==> flow/design.v <==
module regfile(clock,raddr1,rout1,raddr2,rout2,wen,waddr,win);
    input clock;    
    input wen; 
    input [15:0] win;
    input [2:0] raddr1,raddr2;
    input [2:0] waddr;
    output [15:0] rout1,rout2;
    reg [15:0] ram[7:0];
    assign rout1 = ram[raddr1];
    assign rout2 = ram[raddr2];
    always @(posedge clock) 
    begin
        ram[0]<=16'b0;
        if (wen) 
        begin
            if(waddr!=0) ram[waddr]<= win;
        end
    end
endmodule
module fetch_module(clock,reset,brbus,inst,imem_addr,imem_data);
    input clock;
    input reset;
    input [17:0]brbus;
    output [11:0]imem_addr;  
    input [15:0]imem_data;   
    output [15:0]inst;  
    reg [15:0]inst;
    reg [15:0] pc;
    wire brbus_valid;  
    wire brbus_taken;  
    wire [15:0]brbus_offset;
    assign brbus_valid=brbus[17];
    assign brbus_taken=brbus[16];
    assign brbus_offset=brbus[15:0];
    wire [15:0]rom_out;
    assign imem_addr=pc[12:1];
    assign rom_out=imem_data;
    reg rom_en;
    always @(posedge clock) begin
        if(reset==1) begin
            rom_en<=0;
        end
        else begin
            rom_en<=1;
        end
    end
    always @(posedge clock) begin
        if(reset==1) begin
            pc<=0;
        end
        else if(brbus_taken==1) begin
            pc<=pc+brbus_offset;
        end
        else if(brbus_valid==1) begin
            pc<=pc+2;
        end
    end
    always @(posedge clock) begin
        if(reset==1) begin
            inst<=0;
        end
        else begin
            inst<=(rom_en==1)? rom_out:16'h0000;
        end
    end
endmodule  
module decode_module(clock,reset,inst,ex_dest,mem_dest,wb_dest,wbbus,brbus,idbus);
    input clock;
    input reset;
    input [15:0]inst;
    input [2:0] ex_dest,mem_dest,wb_dest;
    input [19:0]wbbus;
    output [55:0]idbus;
    reg [55:0] idbus;
    output [17:0]brbus;
    wire wbbus_valid;
    wire [2:0]wbbus_dest;
    wire [15:0]wbbus_value;
    reg idbus_valid;
    wire [3:0]idbus_op;
    wire [2:0]idbus_dest;
    wire [15:0]idbus_value1;
    wire [15:0]idbus_value2;
    wire [15:0]idbus_stvalue;
    reg brbus_valid;
    reg brbus_taken;
    reg [15:0]brbus_offset;
    assign wbbus_valid=wbbus[19];
    assign wbbus_dest=wbbus[18:16];
    assign wbbus_value=wbbus[15:0];
    reg [15:0] inst_save;
    reg inst_save_valid;
    always @(posedge clock) begin
        if(reset==1) begin
            inst_save<=0;
            inst_save_valid<=1'b0;
        end
        else begin
            if(brbus_valid==1) begin
                inst_save<=0;
                inst_save_valid<=1'b0;
            end
            else if(inst_save_valid==1'b0) begin
                inst_save<=inst;
                inst_save_valid<=1'b1;
            end
        end
    end
    reg [15:0] cur_inst;
    always @(*) begin
        if(inst_save_valid==0) begin
            cur_inst<=inst;
        end
        else begin
            cur_inst<=inst_save;
        end
    end
    reg [2:0]reg_rd_addr2;
    always @(*) begin
        if(cur_inst[15:12]==4'b1011) begin  
            reg_rd_addr2<=cur_inst[11:9];
        end
        else begin
            reg_rd_addr2<=cur_inst[5:3];
        end
    end
    regfile registers(.clock(clock),.raddr1(cur_inst[8:6]),.rout1(idbus_value1),.raddr2(reg_rd_addr2),
                .rout2(idbus_value2),.wen(wbbus_valid),.waddr(wbbus_dest),.win(wbbus_value));
    assign idbus_stvalue={{11{cur_inst[5]}},cur_inst[4:0]};
    assign idbus_op=cur_inst[15:12];
    assign idbus_dest=cur_inst[11:9];
    reg reset_over;
    always @(posedge clock) begin
        if(reset==1) begin
            reset_over<=0;
        end
        else begin
            reset_over<=1;
        end
    end
    always @(*) begin
        if(reset_over==1) begin
            brbus_valid<=1'b1;
        end
        else begin
            brbus_valid<=1'b0;
        end
        if((cur_inst[8:6]!=0)&&((cur_inst[8:6]==ex_dest)||(cur_inst[8:6]==mem_dest)||(cur_inst[8:6]==wb_dest))) begin
            brbus_valid<=1'b0;
        end
        if(cur_inst[15:14]!=4'b11) begin
            if((cur_inst[11:9]!=0)&&((cur_inst[11:9]==ex_dest)||(cur_inst[11:9]==mem_dest)||(cur_inst[11:9]==wb_dest))) begin
                brbus_valid<=1'b0;
            end
            if((cur_inst[15]==1'b0)||(cur_inst[15:12]==4'b1000)) begin
                if((cur_inst[5:3]!=0)&&((cur_inst[5:3]==ex_dest)||(cur_inst[5:3]==mem_dest)||(cur_inst[5:3]==wb_dest))) begin
                    brbus_valid<=1'b0;
                end
            end
        end
    end
    always @(*) begin
        brbus_taken<=1'b0;
        brbus_offset<=16'h0000;
        if(cur_inst[15:14]==2'b11) begin  
            if((cur_inst[8:6]==0)||((cur_inst[8:6]!=ex_dest)&&(cur_inst[8:6]!=mem_dest)&&(cur_inst[8:6]!=wb_dest))) begin
                case(cur_inst[10:9])
                    2'b00: begin  
                        if(idbus_value1==0) begin
                            brbus_taken<=1'b1;
                            brbus_offset<={{11{cur_inst[5]}},cur_inst[4:0]};
                        end
                    end
                    2'b01: begin  
                        if((idbus_value1[15]==0)&&(idbus_value1[14:0]!=0)) begin
                            brbus_taken<=1'b1;
                            brbus_offset<={{11{cur_inst[5]}},cur_inst[4:0]};
                        end
                    end
                    2'b10: begin  
                        if((idbus_value1[15]==1)||(idbus_value1==0)) begin
                            brbus_taken<=1'b1;
                            brbus_offset<={{11{cur_inst[5]}},cur_inst[4:0]};
                        end
                    end
                endcase
            end
        end
    end
    always @(posedge clock) begin
        if(reset==1) begin
            idbus_valid<=0;
        end
        else begin
            idbus_valid<=brbus_valid;
        end
    end
    assign brbus[17]=brbus_valid;
    assign brbus[16]=brbus_taken;
    assign brbus[15:0]=brbus_offset;
    always @(posedge clock) begin
        if(reset==1) begin
            idbus<=0;
        end
        else begin
            idbus[55]<=brbus_valid;
            idbus[54:51]<=idbus_op;
            idbus[50:48]<=idbus_dest;
            idbus[47:32]<=idbus_value1;
            idbus[31:16]<=idbus_value2;
            idbus[15:0]<=idbus_stvalue;
        end
    end
endmodule
module alu_module(clock,reset,idbus,exbus,ex_dest);
    input clock;
    input reset;
    input [55:0]idbus;
    output [39:0]exbus;
    reg [39:0]exbus;
    output [2:0]ex_dest;
    reg [2:0]ex_dest;
    wire idbus_valid;
    wire [3:0]idbus_op;
    wire [2:0]idbus_dest;
    wire [15:0]idbus_value1;
    wire [15:0]idbus_value2;
    wire [15:0]idbus_stvalue;
    reg exbus_valid;
    reg [3:0]exbus_op;
    reg [2:0]exbus_dest;
    reg [15:0]exbus_exresult;
    reg [15:0]exbus_stvalue;
    assign idbus_valid=idbus[55];
    assign idbus_op=idbus[54:51];
    assign idbus_dest=idbus[50:48];
    assign idbus_value1=idbus[47:32];
    assign idbus_value2=idbus[31:16];
    assign idbus_stvalue=idbus[15:0];
    always @(*) begin
        if(idbus_valid==1) begin
            ex_dest<=idbus_dest;
        end
        else begin
            ex_dest<=0;
        end
    end
    always @(*) begin
        exbus_valid<=0;
        exbus_op<=0;
        exbus_dest<=0;
        exbus_exresult<=16'h0000;
        exbus_stvalue<=16'h0000;
        if(idbus_valid==1'b1) begin
            exbus_valid<=1;
            exbus_op<=idbus_op;
            exbus_dest<=idbus_dest;
            case(idbus_op)
                4'b0001: begin  
                    exbus_exresult<=idbus_value1+idbus_value2;
                end
                4'b0010: begin  
                    exbus_exresult<=idbus_value1-idbus_value2;
                end
                4'b0011: begin  
                    exbus_exresult<=idbus_value1&idbus_value2;
                end
                4'b0100: begin  
                    exbus_exresult<=idbus_value1|idbus_value2;
                end
                4'b0101: begin  
                    exbus_exresult<=~idbus_value1;
                end
                4'b0110: begin  
                    exbus_exresult<=idbus_value1<<idbus_value2[3:0];
                end
                4'b0111: begin  
                    exbus_exresult<=(~(16'hffff>>idbus_value2[3:0]))|(idbus_value1>>idbus_value2[3:0]);
                end
                4'b1000: begin  
                    exbus_exresult<=idbus_value1>>idbus_value2[3:0];
                end
                4'b1001: begin  
                    exbus_exresult<=idbus_value1+idbus_stvalue;
                end
                4'b1010: begin  
                    exbus_exresult<=idbus_value1+idbus_stvalue;
                end
                4'b1011: begin  
                    exbus_exresult<=idbus_value1+idbus_stvalue;
                    exbus_stvalue<=idbus_value2;
                end
            endcase
        end
    end
    always @(posedge clock) begin
        if(reset==1) begin
            exbus<=0;
        end
        else begin
            exbus[39]<=exbus_valid;
            exbus[38:35]<=exbus_op;
            exbus[34:32]<=exbus_dest;
            exbus[31:16]<=exbus_exresult;
            exbus[15:0]<=exbus_stvalue;
        end
    end
endmodule 
module mem_module(clock,reset,exbus,membus,mem_dest,dmem_addr,dmem_we,dmem_wdata,dmem_rdata);
    input clock;
    input reset;
    output [11:0]dmem_addr;   
    output dmem_we;           
    output [15:0]dmem_wdata;  
    input [15:0]dmem_rdata;   
    input [39:0]exbus;
    output [39:0]membus;
    reg [39:0] membus;
    output [2:0]mem_dest;
    reg [2:0]mem_dest;
    wire exbus_valid;
    wire [3:0]exbus_op;
    wire [2:0]exbus_dest;
    wire [15:0]exbus_exresult;
    wire [15:0]exbus_stvalue;
    wire membus_valid;
    wire [3:0]membus_op;
    wire [2:0]membus_dest;
    wire [15:0]membus_exresult;
    wire [15:0]membus_memresult;
    assign exbus_valid=exbus[39];
    assign exbus_op=exbus[38:35];
    assign exbus_dest=exbus[34:32];
    assign exbus_exresult=exbus[31:16];
    assign exbus_stvalue=exbus[15:0];
    always @(*) begin
        if(exbus_valid==1) begin
            mem_dest<=exbus_dest;
        end
        else begin
            mem_dest<=0;
        end
end
    reg rd_wr;  
    always @(*) begin
        rd_wr<=0;
        if(exbus_op==4'b1011) begin  
            rd_wr<=1;
        end
    end
    assign membus_valid=exbus_valid;
    assign membus_op=exbus_op;
    assign membus_dest=exbus_dest;
    assign membus_exresult=exbus_exresult;
    assign dmem_addr=exbus_exresult[11:0];
    assign dmem_we=rd_wr;
    assign dmem_wdata=exbus_stvalue;
    assign membus_memresult=dmem_rdata;
    always @(posedge clock) begin
        if(reset==1) begin
            membus<=0;
        end
        else begin
            membus[39]<=membus_valid;
            membus[38:35]<=membus_op;
            membus[34:32]<=membus_dest;
            membus[31:16]<=membus_exresult;
            membus[15:0]<=membus_memresult;
        end
    end
endmodule 
module wb_module(clock,reset,membus,wbbus,wb_dest);
    input clock;
    input reset;
    input [39:0]membus;
    output [19:0]wbbus;
    reg [19:0]wbbus;
    output [2:0]wb_dest;
    reg [2:0]wb_dest;
    wire membus_valid;
    wire [3:0]membus_op;
    wire [2:0]membus_dest;
    wire [15:0]membus_exresult;
    wire [15:0]membus_memresult;
    reg wbbus_valid;
    reg [2:0]wbbus_dest;
    reg [15:0]wbbus_value;
    assign membus_valid=membus[39];
    assign membus_op=membus[38:35];
    assign membus_dest=membus[34:32];
    assign membus_exresult=membus[31:16];
    assign membus_memresult=membus[15:0];
    always @(*) begin
        if(membus_valid==1) begin
            wb_dest<=membus_dest;
        end
        else begin
            wb_dest<=0;
        end
    end
    always @(*) begin
        wbbus_valid<=0;
        wbbus_dest<=0;
        wbbus_value<=0;
        if(membus_valid==1) begin
            if((membus_op[3]==1'b0)||((membus_op[3:2]==2'b10)&&(membus_op[1:0]!=2'b11))) begin
                wbbus_valid<=1;
                wbbus_dest<=membus_dest;
                wbbus_value<=(membus_op[3:1]==3'b101)? membus_memresult:membus_exresult;
            end
        end
    end
    always @(*) begin
        wbbus[19]<=wbbus_valid;
        wbbus[18:16]<=wbbus_dest;
        wbbus[15:0]<=wbbus_value;
    end
endmodule
module cpu(clock,reset,imem_addr,imem_data,dmem_addr,dmem_we,dmem_wdata,dmem_rdata);
    input clock;
    input reset;
    output [11:0]imem_addr;
    input [15:0]imem_data;
    output [11:0]dmem_addr;
    output dmem_we;
    output [15:0]dmem_wdata;
    input [15:0]dmem_rdata;
    wire [17:0]brbus;
    wire [15:0]inst;
    wire [2:0] ex_dest,mem_dest,wb_dest;
    wire [19:0]wbbus;
    wire [55:0]idbus;
    wire [39:0]exbus;
    wire [39:0]membus;
    fetch_module fetch(.clock(clock),.reset(reset),.brbus(brbus),.inst(inst),.imem_addr(imem_addr),.imem_data(imem_data));
    decode_module decode(.clock(clock),.reset(reset),.inst(inst),.ex_dest(ex_dest),.mem_dest(mem_dest),
                        .wb_dest(wb_dest),.wbbus(wbbus),.brbus(brbus),.idbus(idbus));
    alu_module alu(.clock(clock),.reset(reset),.idbus(idbus),.exbus(exbus),.ex_dest(ex_dest));
    mem_module mem(.clock(clock),.reset(reset),.exbus(exbus),.membus(membus),.mem_dest(mem_dest),
                   .dmem_addr(dmem_addr),.dmem_we(dmem_we),.dmem_wdata(dmem_wdata),.dmem_rdata(dmem_rdata));
    wb_module wb(.clock(clock),.reset(reset),.membus(membus),.wbbus(wbbus),.wb_dest(wb_dest));
endmodule
# Step by step through the tools: cpu
# Tool output for the design above, in the order of the flow.
# Line numbers count from 1 in the design file above.
# Operators: Yosys type, input widths -> output width; for muxes data width and select width s.
inputs:
  top_module: "cpu"
  clock: "clock"
  lib: "sky130hd"
  corner: "tt_025C_1v80"

# Elaborated design
# Yosys after proc, flatten, opt, wreduce and memory -nomap, before mapping. Memory bits, and registers merged into a memory's read port (data or address), are not among the register bits. Print and check cells are not counted. Equal cells are merged and count once.
# Memory sizes are those after Yosys's memory passes, which may raise the word count (mostly to a power of two), join words into wider ones and drop unused or constant bits.
bits:
  regBits: 160
  mem_bits_rw: 128
  clocked_rd_ports_x_width: 16
  mem_count: 1
  in_bits: 34
  output_inout_bits: 41
  wordCells: 146
classes:
  addsub: 5
  eq_ne: 33
  shifts: 3
  mux: 42
  logic: 11
  reduce_and_logical: 31
memory_table:
  columns: ["memory", "size", "word_bits", "rd", "write_ports", "line", "rtl"]
  rows:
  - ["decode.registers.ram", 8, 16, 2, 2, 8, "reg [15:0] ram[7:0];"]
ops:
  columns: ["operator", "count"]
  rows:
  - ["$mux 16", 13]
  - ["$pmux 16 s9", 1]
  - ["$add 16x16->16", 3]
  - ["$pmux 16 s3", 1]
  - ["$or 16x16->16", 2]
  - ["$not 16->16", 2]
  - ["$eq 4x4->1 const B", 7]
  - ["$eq 3x3->1", 9]
  - ["$mux 3", 8]
  - ["$mux 1", 18]
  - ["$sub 16x16->16", 1]
  - ["$and 16x16->16", 1]
  - ["$add 16x2->16 const B", 1]
  - ["$shl 16x4->16", 1]
  - ["$shr 16x4->16", 1]
  - ["$shr 16x4->16 const A", 1]
  - ["$logic_not 16->1", 1]
  - ["$eq 4x3->1 const B", 4]
  - ["$reduce_bool 15->1", 1]
  - ["$reduce_bool 3->1", 4]
  - ["$logic_or 1x1->1", 10]
  - ["$ne 3x3->1", 3]
  - ["$eq 4x2->1 const B", 2]
  - ["$logic_and 1x1->1", 7]
  - ["$not 1->1", 6]
  - ["$eq 2x2->1 const B", 3]
  - ["$reduce_or 2->1", 3]
  - ["$reduce_or 3->1", 2]
# Not listed: further kinds 8, cells in them 9.

# Depth
# Longest topological path by Yosys (ltp), each cell counted once; first at word level (registers and memories cut), then after technology mapping (sequential cells cut; the memories' decode and read muxes count).
logic_depth:
  word_depth: 12
  abc_area: 0
  depth_mapped: 25

# Mapped cells and area
# The flow's flattened synthesis, as Yosys stat reports it; memories are mapped. The netlist is that of the ABC_AREA named above (0 if unset); the other value can give another one.
# Totals and module areas in this step are rounded.
mapped:
  cells: 1587
  area_um2: 16000
  sequential_area_um2: 7100
  ff_cells: 301
  buf_cells: 136
types:
  columns: ["cell", "count", "area_total_um2"]
  rows:
  - ["sky130_fd_sc_hd__dfxtp_1", 189, 3.78E+03]
  - ["sky130_fd_sc_hd__edfxtp_1", 112, 3.36E+03]
  - ["sky130_fd_sc_hd__mux4_2", 43, 968.429]
  - ["sky130_fd_sc_hd__mux2i_1", 80, 800.768]
  - ["sky130_fd_sc_hd__nor2_1", 196, 735.706]
  - ["sky130_fd_sc_hd__a21oi_1", 107, 535.514]
  - ["sky130_fd_sc_hd__o21ai_0", 95, 475.456]
  - ["sky130_fd_sc_hd__ha_1", 32, 400.384]
  - ["sky130_fd_sc_hd__nand2_1", 106, 397.882]
  - ["sky130_fd_sc_hd__buf_4", 44, 330.317]
  - ["sky130_fd_sc_hd__nor2b_1", 52, 325.312]
  - ["sky130_fd_sc_hd__xnor2_1", 35, 306.544]
  - ["sky130_fd_sc_hd__and2_1", 46, 287.776]
  - ["sky130_fd_sc_hd__clkbuf_1", 64, 240.23]
  - ["sky130_fd_sc_hd__o211ai_1", 24, 180.173]
  - ["sky130_fd_sc_hd__a221oi_1", 18, 157.651]
  - ["sky130_fd_sc_hd__a21o_1", 20, 150.144]
  - ["sky130_fd_sc_hd__nor3_1", 30, 150.144]
# Not listed: further types 58, cells in them 294.
# The figures by module come from a second, unflattened synthesis with its own total; it is not the netlist above.
hier_totals:
  cells_unflattened: 1488
  area_unflattened_um2: 17000
# Rows give one instance, submodules left out.
by_module:
  columns: ["module", "n_inst", "cells", "area_um2", "mod_seq_area_um2"]
  rows:
  - ["regfile", 1, 255, 5900, 3700]
  - ["alu_module", 1, 600, 4500, 800]
  - ["decode_module", 1, 263, 2800, 1300]
  - ["fetch_module", 1, 188, 1700, 600]
  - ["mem_module", 1, 116, 1400, 800]
  - ["wb_module", 1, 66, 390, 0.0]
  - ["cpu", 1, 0, 0.0, 0.0]

# Timing after synthesis
# Path of least setup slack by OpenSTA after synthesis, without wires, with an ideal clock, recovery checks aside; 20% of the period is set as input and as output delay. Where synthesis merged equal registers, the netlist keeps one of their names.
synth_path:
  path_type: "reg-to-reg"
  from: "reg decode.inst_save_valid"
  to: "reg fetch.pc[12]"
  clock_period_ns: 8.0
  setup_time_ns: 0.073
  launch_ns: 0.000
  arrival_ns: 5.085
  required_ns: 7.927
  slack_ns: 2.842
  path_delay_ns: 5.158
  path_stages: 26
  synth_period_reached_ns: 5.158
# "path_delay_ns" = arrival - input delay + setup time.
# "path_stages" counts driving pins, that of a launching flip-flop among them; a cell with two outputs on the path counts twice.
# "synth_period_reached_ns" = period - worst setup slack (recovery checks aside). The figure is calculated, with input and output delays left at 20% of the set period.
# Between the ends stands the longest chain of elaborated cells between them, by number of cells; it is not shown to be the way that was timed. Of several equally long chains one is given.
# A line is the first line of the expression or statement that the cell stems from. Yosys adds cells for indexed reads and writes and turns some case tables into memories.
# At most two assigning lines are given for a register; there are more.
synth_between:
  path_cell_list: "sky130_fd_sc_hd__dfxtp_1 sky130_fd_sc_hd__buf_6 sky130_fd_sc_hd__mux2_4 sky130_fd_sc_hd__buf_4 sky130_fd_sc_hd__buf_2 sky130_fd_sc_hd__mux2i_1 sky130_fd_sc_hd__o22ai_1 sky130_fd_sc_hd__a21oi_1 sky130_fd_sc_hd__nand4_1 sky130_fd_sc_hd__nor4_2 sky130_fd_sc_hd__mux2i_1 sky130_fd_sc_hd__and2_1 sky130_fd_sc_hd__buf_2 sky130_fd_sc_hd__buf_6 sky130_fd_sc_hd__nor2_1 sky130_fd_sc_hd__ha_1 sky130_fd_sc_hd__fa_1 sky130_fd_sc_hd__a21oi_1 sky130_fd_sc_hd__o21ai_0 sky130_fd_sc_hd__and2_1 sky130_fd_sc_hd__o41ai_1 sky130_fd_sc_hd__o21ai_0 sky130_fd_sc_hd__o41ai_1 sky130_fd_sc_hd__xor2_1 sky130_fd_sc_hd__a211o_1 sky130_fd_sc_hd__o211ai_2"
  elab_chain_len: 12
synth_lines:
  columns: ["item", "line", "rtl"]
  rows:
  - ["from (decl)", 92, "reg inst_save_valid;"]
  - ["from (assign)", 96, "inst_save_valid<=1'b0;"]
  - ["from (assign)", 101, "inst_save_valid<=1'b0;"]
  - ["$mux 16", 111, "if(inst_save_valid==0) begin"]
  - ["$eq 3x3->1", 148, "if((cur_inst[8:6]!=0)&&((cur_inst[8:6]==ex_dest)||(cur_inst[8:6]==mem_dest)||(cur_inst[8:6]==wb_dest))) begin"]
  - ["$logic_or 1x1->1 x2", 148, null]
  - ["$logic_and 1x1->1", 148, null]
  - ["$mux 1", 148, null]
  - ["$mux 1", 152, "if((cur_inst[11:9]!=0)&&((cur_inst[11:9]==ex_dest)||(cur_inst[11:9]==mem_dest)||(cur_inst[11:9]==wb_dest))) be ..."]
  - ["$mux 1", 156, "if((cur_inst[5:3]!=0)&&((cur_inst[5:3]==ex_dest)||(cur_inst[5:3]==mem_dest)||(cur_inst[5:3]==wb_dest))) begin"]
  - ["$mux 1", 155, "if((cur_inst[15]==1'b0)||(cur_inst[15:12]==4'b1000)) begin"]
  - ["$mux 1", 151, "if(cur_inst[15:14]!=4'b11) begin"]
  - ["$mux 16", 54, "else if(brbus_valid==1) begin"]
  - ["$mux 16", 51, "else if(brbus_taken==1) begin"]
  - ["to (assign)", 52, "pc<=pc+brbus_offset;"]
  - ["to (assign)", 55, "pc<=pc+2;"]
  - ["to (decl)", 28, "reg [15:0] pc;"]

# Worst path after layout
# From the final timing report of stored run 1: the path of least setup slack in the routed layout; clock arrival at registers is part of the times.
layout_path:
  path_type: "reg-to-reg"
  from: "reg decode.inst_save_valid"
  to: "reg fetch.pc[12]"
  clock_period_ns: 8.0
  setup_time_ns: 0.03
  launch_ns: 0.50
  arrival_ns: 8.31
  required_ns: 8.56
  slack_ns: 0.25
  path_stages: 26
# Between the ends stands the longest chain of elaborated cells between them, by number of cells; it is not shown to be the way that was timed. Of several equally long chains one is given.
# At most two assigning lines are given for a register; there are more.
layout_between:
  path_cell_list: "sky130_fd_sc_hd__dfxtp_1 sky130_fd_sc_hd__buf_6 sky130_fd_sc_hd__mux2_2 sky130_fd_sc_hd__buf_2 sky130_fd_sc_hd__nand2_1 sky130_fd_sc_hd__buf_2 sky130_fd_sc_hd__o22ai_1 sky130_fd_sc_hd__a21oi_2 sky130_fd_sc_hd__nand3_1 sky130_fd_sc_hd__nor4_2 sky130_fd_sc_hd__mux2i_2 sky130_fd_sc_hd__and2_1 sky130_fd_sc_hd__buf_2 sky130_fd_sc_hd__buf_6 sky130_fd_sc_hd__nor2_1 sky130_fd_sc_hd__ha_1 sky130_fd_sc_hd__fa_1 sky130_fd_sc_hd__a21oi_1 sky130_fd_sc_hd__o21ai_0 sky130_fd_sc_hd__and2_1 sky130_fd_sc_hd__o41ai_1 sky130_fd_sc_hd__o21ai_0 sky130_fd_sc_hd__o41ai_1 sky130_fd_sc_hd__xor2_1 sky130_fd_sc_hd__a211o_1 sky130_fd_sc_hd__o211ai_2"
  elab_chain_len: 12
layout_lines:
  columns: ["item", "line", "rtl"]
  rows:
  - ["from (decl)", 92, "reg inst_save_valid;"]
  - ["from (assign)", 96, "inst_save_valid<=1'b0;"]
  - ["from (assign)", 101, "inst_save_valid<=1'b0;"]
  - ["$mux 16", 111, "if(inst_save_valid==0) begin"]
  - ["$eq 3x3->1", 148, "if((cur_inst[8:6]!=0)&&((cur_inst[8:6]==ex_dest)||(cur_inst[8:6]==mem_dest)||(cur_inst[8:6]==wb_dest))) begin"]
  - ["$logic_or 1x1->1 x2", 148, null]
  - ["$logic_and 1x1->1", 148, null]
  - ["$mux 1", 148, null]
  - ["$mux 1", 152, "if((cur_inst[11:9]!=0)&&((cur_inst[11:9]==ex_dest)||(cur_inst[11:9]==mem_dest)||(cur_inst[11:9]==wb_dest))) be ..."]
  - ["$mux 1", 156, "if((cur_inst[5:3]!=0)&&((cur_inst[5:3]==ex_dest)||(cur_inst[5:3]==mem_dest)||(cur_inst[5:3]==wb_dest))) begin"]
  - ["$mux 1", 155, "if((cur_inst[15]==1'b0)||(cur_inst[15:12]==4'b1000)) begin"]
  - ["$mux 1", 151, "if(cur_inst[15:14]!=4'b11) begin"]
  - ["$mux 16", 54, "else if(brbus_valid==1) begin"]
  - ["$mux 16", 51, "else if(brbus_taken==1) begin"]
  - ["to (assign)", 52, "pc<=pc+brbus_offset;"]
  - ["to (assign)", 55, "pc<=pc+2;"]
  - ["to (decl)", 28, "reg [15:0] pc;"]

FLOW RESULTS
============

Design cpu on sky130hd. What follows are 4 stored runs of the flow, each under its own settings; their order means nothing. The constraints put input and output delay at 20% of the set period each and load the outputs with 0.01 pF.
By "achieved_period_ns" is meant the clock period of the run minus its worst setup slack. This is arithmetic on one report: input and output delays are still those of the set period (20% each).
"worst_path_ns" = time allowed to the worst setup path (clock period - input delay - output delay, where it has them) - its slack; a late launch clock adds to it, a late capture clock takes from it.
By "design_power_uw" is meant OpenSTA's value without simulated activity: inputs other than the clock are taken to toggle once in ten clock periods, and the tool carries that through the logic.
The results are shown rounded.

--- stored run 1 ---
==> flow/run.sh <==
#!/bin/bash
# the make line also repeats the synthesis and layout settings of config.mk as NAME=value (left out here)
make -C /OpenROAD-flow-scripts/flow DESIGN_CONFIG=/design/flow/config.mk WORK_HOME=/design/flow/orfs CLKGATE_MAP_FILE= finish
==> flow/config.mk <==
export PLATFORM = sky130hd
export DESIGN_NAME = cpu
export DESIGN_NICKNAME = cpu
export VERILOG_FILES = /design/flow/design.v
export SDC_FILE = /design/flow/constraint.sdc
export NUM_CORES = 4
export LEC_CHECK = 0
export CAP_MARGIN = 20
export CELL_PAD_IN_SITES_DETAIL_PLACEMENT = 1
export CELL_PAD_IN_SITES_GLOBAL_PLACEMENT = 3
export CORE_ASPECT_RATIO = 0.64
export CORE_MARGIN = 9
export CORE_UTILIZATION = 40
export CTS_CLUSTER_DIAMETER = 313
export CTS_CLUSTER_SIZE = 89
export GPL_TIMING_DRIVEN = 0
export HOLD_SLACK_MARGIN = -0.06
export MAX_ROUTING_LAYER = met5
export MIN_ROUTING_LAYER = met2
export PLACE_DENSITY_LB_ADDON = 0.05
export SLEW_MARGIN = 25
==> flow/constraint.sdc <==
create_clock -name core_clock -period 8.0 [get_ports {clock}]
set_input_delay 1.6000 -clock core_clock [delete_from_list [all_inputs] [get_ports {clock}]]
set_output_delay 1.6000 -clock core_clock [all_outputs]
set_load 0.01 [all_outputs]

==> results, as YAML <==
results:
  cell_area_final_um2: 18000
  achieved_period_ns: 7.746
  tns_ns: 0.000
  die_area_um2: 47000
  design_power_uw: 2900
  worst_hold_slack_ns: 0.47
  synthArea_um2: 16000
  post_route_util_pct: 46
  fin_ws_ns: 0.25
  worst_path_ns: 7.75
  critical_path_kind: "reg-to-reg"

--- stored run 2 ---
==> flow/run.sh <==
#!/bin/bash
# the make line also repeats the synthesis and layout settings of config.mk as NAME=value (left out here)
make -C /OpenROAD-flow-scripts/flow DESIGN_CONFIG=/design/flow/config.mk WORK_HOME=/design/flow/orfs CLKGATE_MAP_FILE= finish
==> flow/config.mk <==
export PLATFORM = sky130hd
export DESIGN_NAME = cpu
export DESIGN_NICKNAME = cpu
export VERILOG_FILES = /design/flow/design.v
export SDC_FILE = /design/flow/constraint.sdc
export NUM_CORES = 4
export LEC_CHECK = 0
export CAP_MARGIN = 20
export CELL_PAD_IN_SITES_DETAIL_PLACEMENT = 0
export CORE_ASPECT_RATIO = 1.5
export CORE_MARGIN = 2
export CORE_UTILIZATION = 40
export CTS_CLUSTER_DIAMETER = 313
export CTS_CLUSTER_SIZE = 90
export MAX_ROUTING_LAYER = met4
export PLACE_DENSITY_LB_ADDON = 0.05
export SLEW_MARGIN = 25
==> flow/constraint.sdc <==
create_clock -name core_clock -period 8.0 [get_ports {clock}]
set_input_delay 1.6000 -clock core_clock [delete_from_list [all_inputs] [get_ports {clock}]]
set_output_delay 1.6000 -clock core_clock [all_outputs]
set_load 0.01 [all_outputs]

==> results, as YAML <==
results:
  cell_area_final_um2: 17000
  achieved_period_ns: 7.032
  tns_ns: 0.000
  die_area_um2: 41000
  design_power_uw: 2800
  worst_hold_slack_ns: 0.48
  synthArea_um2: 16000
  post_route_util_pct: 43
  fin_ws_ns: 0.97
  worst_path_ns: 7.03
  critical_path_kind: "reg-to-reg"

--- stored run 3 ---
==> flow/run.sh <==
#!/bin/bash
# the make line also repeats the synthesis and layout settings of config.mk as NAME=value (left out here)
make -C /OpenROAD-flow-scripts/flow DESIGN_CONFIG=/design/flow/config.mk WORK_HOME=/design/flow/orfs CLKGATE_MAP_FILE= finish
==> flow/config.mk <==
export PLATFORM = sky130hd
export DESIGN_NAME = cpu
export DESIGN_NICKNAME = cpu
export VERILOG_FILES = /design/flow/design.v
export SDC_FILE = /design/flow/constraint.sdc
export NUM_CORES = 4
export LEC_CHECK = 0
export CAP_MARGIN = 20
export CELL_PAD_IN_SITES_DETAIL_PLACEMENT = 1
export CORE_ASPECT_RATIO = 1.5
export CORE_MARGIN = 2
export CORE_UTILIZATION = 40
export MAX_ROUTING_LAYER = met4
export PLACE_DENSITY_LB_ADDON = 0.05
export SLEW_MARGIN = 25
==> flow/constraint.sdc <==
create_clock -name core_clock -period 8.0 [get_ports {clock}]
set_input_delay 1.6000 -clock core_clock [delete_from_list [all_inputs] [get_ports {clock}]]
set_output_delay 1.6000 -clock core_clock [all_outputs]
set_load 0.01 [all_outputs]

==> results, as YAML <==
results:
  cell_area_final_um2: 18000
  achieved_period_ns: 6.987
  tns_ns: 0.000
  die_area_um2: 41000
  design_power_uw: 3600
  worst_hold_slack_ns: 0.45
  synthArea_um2: 16000
  post_route_util_pct: 45
  fin_ws_ns: 1.0
  worst_path_ns: 6.99
  critical_path_kind: "reg-to-reg"

--- stored run 4 ---
==> flow/run.sh <==
#!/bin/bash
# the make line also repeats the synthesis and layout settings of config.mk as NAME=value (left out here)
make -C /OpenROAD-flow-scripts/flow DESIGN_CONFIG=/design/flow/config.mk WORK_HOME=/design/flow/orfs CLKGATE_MAP_FILE= finish
==> flow/config.mk <==
export PLATFORM = sky130hd
export DESIGN_NAME = cpu
export DESIGN_NICKNAME = cpu
export VERILOG_FILES = /design/flow/design.v
export SDC_FILE = /design/flow/constraint.sdc
export NUM_CORES = 4
export LEC_CHECK = 0
export CAP_MARGIN = 20
export CORE_MARGIN = 2
export CORE_UTILIZATION = 23
export SLEW_MARGIN = 20
==> flow/constraint.sdc <==
create_clock -name core_clock -period 7.2 [get_ports {clock}]
set_input_delay 1.4400 -clock core_clock [delete_from_list [all_inputs] [get_ports {clock}]]
set_output_delay 1.4400 -clock core_clock [all_outputs]
set_load 0.01 [all_outputs]

==> results, as YAML <==
results:
  cell_area_final_um2: 19000
  achieved_period_ns: 6.487
  tns_ns: 0.000
  die_area_um2: 71000
  design_power_uw: 4300
  worst_hold_slack_ns: 0.45
  synthArea_um2: 16000
  post_route_util_pct: 27
  fin_ws_ns: 0.71
  worst_path_ns: 6.49
  critical_path_kind: "reg-to-reg"
